==> flow/design.v <==
module ALU(
    clk,
    rst_n,
    valid,
    ready,
    mode,
    in_A,
    in_B,
    out
);
    input         clk, rst_n;
    input         valid;
    input  [1:0]  mode;  
    output        ready;
    input  [31:0] in_A, in_B;
    output [63:0] out;
    parameter IDLE = 3'd0;
    parameter MUL  = 3'd1;
    parameter DIV  = 3'd2;
    parameter AND  = 3'd3;
    parameter AVG  = 3'd4;
    parameter OUT  = 3'd5;
    reg  [ 2:0] state, state_nxt;
    reg  [ 4:0] counter, counter_nxt;
    reg  [64:0] shreg, shreg_nxt;  
    reg  [31:0] alu_in, alu_in_nxt;
    reg  [32:0] alu_out;
    reg         ready_;
    assign ready = ready_;
    assign out = shreg[63:0];
    always @(*) begin
        case(state)
            IDLE: begin
                if (valid) 
                    case (mode)
                        0 : state_nxt = MUL;
                        1 : state_nxt = DIV;
                        2 : state_nxt = AND;
                        3 : state_nxt = AVG;
                    endcase
                else state_nxt = IDLE;
            end
            MUL : state_nxt = (counter != 31) ? MUL : OUT;
            DIV : state_nxt = (counter != 31) ? DIV : OUT;
            AND : state_nxt = OUT;
            AVG : state_nxt = OUT;
            OUT : state_nxt = IDLE;
            default : state_nxt = IDLE;
        endcase
    end
    always @(*) begin
        if ((state == MUL) || (state == DIV)) counter_nxt = counter + 1; 
        else                                  counter_nxt = 0;
    end
    always @(*) begin
        case(state)
            IDLE: begin
                if (valid) alu_in_nxt = in_B;
                else       alu_in_nxt = 0;
            end
            OUT : alu_in_nxt = 0;
            default: alu_in_nxt = alu_in;
        endcase
    end
    always @(*) begin
        case (state)
            MUL : begin
                if (shreg[0]) alu_out = shreg[63:32] + alu_in;
                else          alu_out = shreg[63:32];
            end
            DIV : alu_out = shreg[64:32] - {1'b0, alu_in};
            AND : alu_out = shreg[31:0] & alu_in;
            AVG : alu_out = (shreg[31:0] + alu_in) >> 1;
            default alu_out = 0;
        endcase
    end
    always @(*) begin
        case (state)
            IDLE: begin
                if (valid) begin
                    shreg_nxt = {33'b0, in_A};
                    if (state_nxt == DIV) shreg_nxt = shreg_nxt << 1;                 
                end
                else shreg_nxt = 0;
            end
            MUL : shreg_nxt = {1'b0, alu_out, shreg[31:1]};
            DIV : begin
                if (shreg[64:32] < {1'b0, alu_in}) shreg_nxt = shreg << 1;
                else                      shreg_nxt = {alu_out[31:0], shreg[31:0], 1'b1};
                if (counter == 31) shreg_nxt = {1'b0, shreg_nxt[64:33], shreg_nxt[31:0]};
            end
            AND : shreg_nxt = {32'b0, alu_out};
            AVG : shreg_nxt = {32'b0, alu_out};
            OUT : shreg_nxt = 0;
            default : shreg_nxt = 0;
        endcase
    end
    always @(posedge clk or negedge rst_n) begin
        if (!rst_n) begin
            state   <= IDLE;
            counter <= 0;
            shreg   <= 0;
            alu_in  <= 0;
            ready_  <= 0;
        end
        else begin
            state   <= state_nxt;
            counter <= counter_nxt;
            shreg   <= shreg_nxt;
            alu_in  <= alu_in_nxt;
            ready_  <= (state_nxt == OUT) ? 1 : 0;
        end
    end
endmodule
# Step by step through the tools: ALU
# Tool output for the design above, in the order of the flow.
# Lines are those of the file above, counted from 1.
# Operators carry their Yosys type and port widths (W data, S select, Z words).
# Library cell names are shortened.
# A cell with -- has no value.
dict set report setup {
  design {ALU}
  clock {clk}
  library {sky130hd}
  lib_corner {tt_025C_1v80}
}

# Word-level counts
# Yosys after proc, flatten, opt, wreduce and memory -nomap, before mapping. Memory bits, and registers merged into a memory's read port (data or address), are not among the register bits. Print and check cells are not counted. Equal cells are merged and count once.
dict set report op_classes {
  n_addsub 4
  logic 1
  muxes 16
  n_eq 12
  compare 1
  n_reduce_logical 5
}
# op count
set op_table {}
lappend op_table {{$pmux W65 S4} 1}
lappend op_table {{$mux W65} 2}
lappend op_table {{$pmux W33 S3} 1}
lappend op_table {{$mux W33} 3}
lappend op_table {{$add A32 B32 Y33} 2}
lappend op_table {{$pmux W32 S2} 1}
lappend op_table {{$sub A33 B32 Y33} 1}
lappend op_table {{$lt A33 B32 Y1} 1}
lappend op_table {{$and A32 B32 Y32} 1}
lappend op_table {{$mux W32} 1}
lappend op_table {{$pmux W3 S4} 2}
lappend op_table {{$eq A3 B2 Y1 const B} 3}
lappend op_table {{$eq A3 B3 Y1 const B} 3}
lappend op_table {{$mux W3} 3}
lappend op_table {{$add A5 B1 Y5 const B} 1}
lappend op_table {{$eq A5 B5 Y1 const B} 1}
lappend op_table {{$ne A5 B5 Y1 const B} 1}
lappend op_table {{$mux W5} 1}
lappend op_table {{$eq A2 B2 Y1 const B} 2}
lappend op_table {{$eq A3 B1 Y1 const B} 1}
lappend op_table {{$logic_not A3 Y1} 1}
lappend op_table {{$eq A2 B1 Y1 const B} 1}
lappend op_table {{$logic_not A2 Y1} 1}
lappend op_table {{$reduce_bool A2 Y1} 1}
lappend op_table {{$reduce_or A2 Y1} 1}
lappend op_table {{$logic_or A1 B1 Y1} 1}
lappend op_table {{$mux W1} 1}
dict set report bits {
  wordCells 44
  reg_bits 106
  input_bits 69
  output_inout_bits 65
}

# Longest topological paths
# Depth = most cells in a row (Yosys ltp): at word level without a register or memory, in the mapped netlist without a sequential cell, where the memories' decode and read muxes count.
dict set report logic_depth {
  ltp_word 8
  ABC_AREA 1
  mapped_depth 20
  ltp_nobuf 19
}

# Synthesis result
# Source: synth_stat.txt of the flow (Yosys; design flattened, memories mapped). It holds for the ABC_AREA given above (unset counts as 0); a run with the other value may have another netlist.
dict set report synth_totals {
  flip_flops 109
  n_buf 157
  stdcells 2530
  yosys_area_um2 14527.7
  seq_area_um2 2728.9
}
# cell count type_area_um2
set by_type {}
lappend by_type {nand2_1 867 3.25E+03}
lappend by_type {dfrtp_1 108 2.7E+03}
lappend by_type {inv_1 406 1.52E+03}
lappend by_type {nand3_1 259 1.3E+03}
lappend by_type {ha_1 97 1.21E+03}
lappend by_type {a21oi_1 157 785.754}
lappend by_type {buf_4 84 630.605}
lappend by_type {nor2_1 164 615.59}
lappend by_type {o21ai_0 96 480.461}
lappend by_type {nand4_1 29 181.424}
lappend by_type {o211ai_1 20 150.144}
lappend by_type {o2111ai_1 16 140.134}
lappend by_type {clkbuf_1 34 127.622}
lappend by_type {buf_6 10 112.608}
lappend by_type {buf_2 21 105.101}
lappend by_type {o21ai_1 18 90.086}
lappend by_type {o21bai_1 12 90.086}
lappend by_type {xor2_1 10 87.584}
# Not listed: further types 35, cells in them 122.

# Timing after synthesis
# Source: OpenSTA report_checks on the synthesized netlist (no wires, ideal clock, input and output delay 20% of the period each), path of least setup slack; recovery checks are left aside. Register names are those of the netlist, which keeps one name where synthesis merged equal registers.
dict set report synth_timing {
  path_type {input to register}
  startpoint {input port valid}
  endpoint {register shreg[10]}
  path_delay_ps 1281
  required_time_ps 9858
  n_path_buf 1
  path_slack_ps 6718
  arrival_time_ps 3139
  launch_ps 2000
  stages 10
  tclk_ps 10000
  input_delay_ps 2000
  setup_time_ps 142
  period_less_setup_slack_ps 3282
}
# "path_delay_ps" is the arrival time less input delay plus setup time.
# "stages": output pins that drive a net of the path, with the launching flip-flop's if there is one; two outputs of one cell count as two.
# "period_less_setup_slack_ps" is the clock period less the worst setup slack; recovery checks do not enter. This is arithmetic on one report: input and output delays are still those of the set period (20% each).
# The rows between start and end are the longest chain of elaborated cells between them; the timing report does not say that the signal goes this way. Where chains are equally long, one stands for them.
# Each line given opens the expression or statement behind the cell; cells for indexed reads and writes are added by Yosys, which also makes memories of some case tables.
dict set report synth_between {
  path_cell_list {nand2_2 > inv_2 > nand2_1 > o21ai_1 > or2_4 > nand3_4 > inv_4 > buf_6 > o211ai_1 > o2111ai_1}
  elab_chain_cells 6
  cells_between 6
  lines_between 5
  cone_classes {1 x eq/ne; 5 x mux}
}
# item line_no
set synth_rtl {}
lappend synth_rtl {{start: declaration} 12} ;# input         valid;
lappend synth_rtl {{$mux W3} 34} ;# if (valid)
lappend synth_rtl {{$pmux W3 S4} 32} ;# case(state)
lappend synth_rtl {{$eq A3 B2 Y1} 82} ;# if (state_nxt == DIV) shreg_nxt = shreg_nxt << 1;
lappend synth_rtl {{$mux W33} 82}
lappend synth_rtl {{$mux W33} 80} ;# if (valid) begin
lappend synth_rtl {{$pmux W65 S4} 78} ;# case (state)
lappend synth_rtl {{end: assignment} 102} ;# shreg   <= 0;
lappend synth_rtl {{end: assignment} 109} ;# shreg   <= shreg_nxt;
lappend synth_rtl {{end: declaration} 25} ;# reg  [64:0] shreg, shreg_nxt;

# Path in the finished layout
# From the final timing report of entry A: the path of least setup slack in the routed layout; clock arrival at registers is part of the times.
# The report prints the path's times to 10 ps; the period is as set.
dict set report layout_timing {
  path_type {input to register}
  startpoint {input port valid}
  endpoint {register shreg[23]}
  n_path_buf 2
  tclk_ps 10000
  path_slack_ps 5030
  launch_ps 2000
  required_time_ps 10280
  input_delay_ps 2000
  setup_time_ps 90
  stages 12
  arrival_time_ps 5250
}
# The rows between start and end are the longest chain of elaborated cells between them; the timing report does not say that the signal goes this way. Where chains are equally long, one stands for them.
dict set report layout_between {
  path_cell_list {clkdlybuf4s50_1 > nand2_2 > inv_2 > buf_4 > nand2_1 > o21ai_1 > or2_4 > nand3_4 > inv_4 > or2_0 > o21ai_1 > o2111ai_1}
  elab_chain_cells 6
  cells_between 6
  lines_between 5
  cone_classes {1 x eq/ne; 5 x mux}
}
# item line_no
set layout_rtl {}
lappend layout_rtl {{start: declaration} 12} ;# input         valid;
lappend layout_rtl {{$mux W3} 34} ;# if (valid)
lappend layout_rtl {{$pmux W3 S4} 32} ;# case(state)
lappend layout_rtl {{$eq A3 B2 Y1} 82} ;# if (state_nxt == DIV) shreg_nxt = shreg_nxt << 1;
lappend layout_rtl {{$mux W33} 82}
lappend layout_rtl {{$mux W33} 80} ;# if (valid) begin
lappend layout_rtl {{$pmux W65 S4} 78} ;# case (state)
lappend layout_rtl {{end: assignment} 102} ;# shreg   <= 0;
lappend layout_rtl {{end: assignment} 109} ;# shreg   <= shreg_nxt;
lappend layout_rtl {{end: declaration} 25} ;# reg  [64:0] shreg, shreg_nxt;

# Flow runs of ALU

Flow measurements of ALU on sky130hd: 2 stored runs with different settings, listed in no order. Input and output delays are each 20% of the period that was set; the output load is 0.01 pF.
"timing.achieved_period_ps": clock period set for the run, less the worst setup slack. It is reckoned from that one timing run; input and output delays stay at 20% of the period that was set.
"worst_path_ps" means the part of the period allowed to the worst setup path (the constraints hold back 20% at inputs and 20% at outputs) less its slack; where the path has registers, the arrival times of their clocks count too.
"totalPower_w" rests on the timing tool's default activity at the inputs, not on a simulated workload.
"worst_path_ps" is known to 10 ps.

[flow] entry A: files
==> flow/run.sh <==
#!/bin/bash
# the make line also repeats the synthesis and layout settings of config.mk as NAME=value (left out here)
make -C /OpenROAD-flow-scripts/flow DESIGN_CONFIG=/design/flow/config.mk WORK_HOME=/design/flow/orfs CLKGATE_MAP_FILE= finish
==> flow/config.mk <==
export PLATFORM = sky130hd
export DESIGN_NAME = ALU
export DESIGN_NICKNAME = ALU
export VERILOG_FILES = /design/flow/design.v
export SDC_FILE = /design/flow/constraint.sdc
export NUM_CORES = 4
export LEC_CHECK = 0
export ABC_AREA = 1
export CAP_MARGIN = 20
export CELL_PAD_IN_SITES_GLOBAL_PLACEMENT = 1
export CORE_MARGIN = 2
export CORE_UTILIZATION = 40
export CTS_CLUSTER_DIAMETER = 275
export CTS_CLUSTER_SIZE = 90
export MAX_ROUTING_LAYER = met4
export MIN_ROUTING_LAYER = met1
export SLEW_MARGIN = 5
export TNS_END_PERCENT = 90
==> flow/constraint.sdc <==
create_clock -name core_clock -period 10.0 [get_ports {clk}]
set_input_delay 2.0000 -clock core_clock [delete_from_list [all_inputs] [get_ports {clk}]]
set_output_delay 2.0000 -clock core_clock [all_outputs]
set_load 0.01 [all_outputs]

[flow] entry A: metrics
[metrics] worst_path_ps = 2970
[metrics] critical_path_type = input to register
[metrics] timing.achieved_period_ps = 4970
[metrics] totalPower_w = 0.004116
[metrics] tns_setup_ps = 0
[metrics] fin_util_frac = 0.444
[metrics] yosys.chip_area_um2 = 14527.7
[metrics] final_die_area_um2 = 37859.4
[metrics] worst_setup_slack_ps = 5030

[flow] entry B: files
==> flow/run.sh <==
#!/bin/bash
# the make line also repeats the synthesis and layout settings of config.mk as NAME=value (left out here)
make -C /OpenROAD-flow-scripts/flow DESIGN_CONFIG=/design/flow/config.mk WORK_HOME=/design/flow/orfs CLKGATE_MAP_FILE= finish
==> flow/config.mk <==
export PLATFORM = sky130hd
export DESIGN_NAME = ALU
export DESIGN_NICKNAME = ALU
export VERILOG_FILES = /design/flow/design.v
export SDC_FILE = /design/flow/constraint.sdc
export NUM_CORES = 4
export LEC_CHECK = 0
export ABC_AREA = 1
export CAP_MARGIN = 20
export CELL_PAD_IN_SITES_GLOBAL_PLACEMENT = 1
export CORE_MARGIN = 2
export CORE_UTILIZATION = 27
export CTS_CLUSTER_DIAMETER = 275
export CTS_CLUSTER_SIZE = 90
export GPL_TIMING_DRIVEN = 0
export HOLD_SLACK_MARGIN = 0.22
export MAX_ROUTING_LAYER = met4
export MIN_ROUTING_LAYER = met1
export SLEW_MARGIN = 5
export TNS_END_PERCENT = 90
==> flow/constraint.sdc <==
create_clock -name core_clock -period 10.0 [get_ports {clk}]
set_input_delay 2.0000 -clock core_clock [delete_from_list [all_inputs] [get_ports {clk}]]
set_output_delay 2.0000 -clock core_clock [all_outputs]
set_load 0.01 [all_outputs]

[flow] entry B: metrics
[metrics] worst_path_ps = 2310
[metrics] critical_path_type = input to register
[metrics] timing.achieved_period_ps = 4305
[metrics] totalPower_w = 0.004498
[metrics] tns_setup_ps = 0
[metrics] fin_util_frac = 0.319
[metrics] yosys.chip_area_um2 = 14527.7
[metrics] final_die_area_um2 = 55677.1
[metrics] worst_setup_slack_ps = 5695
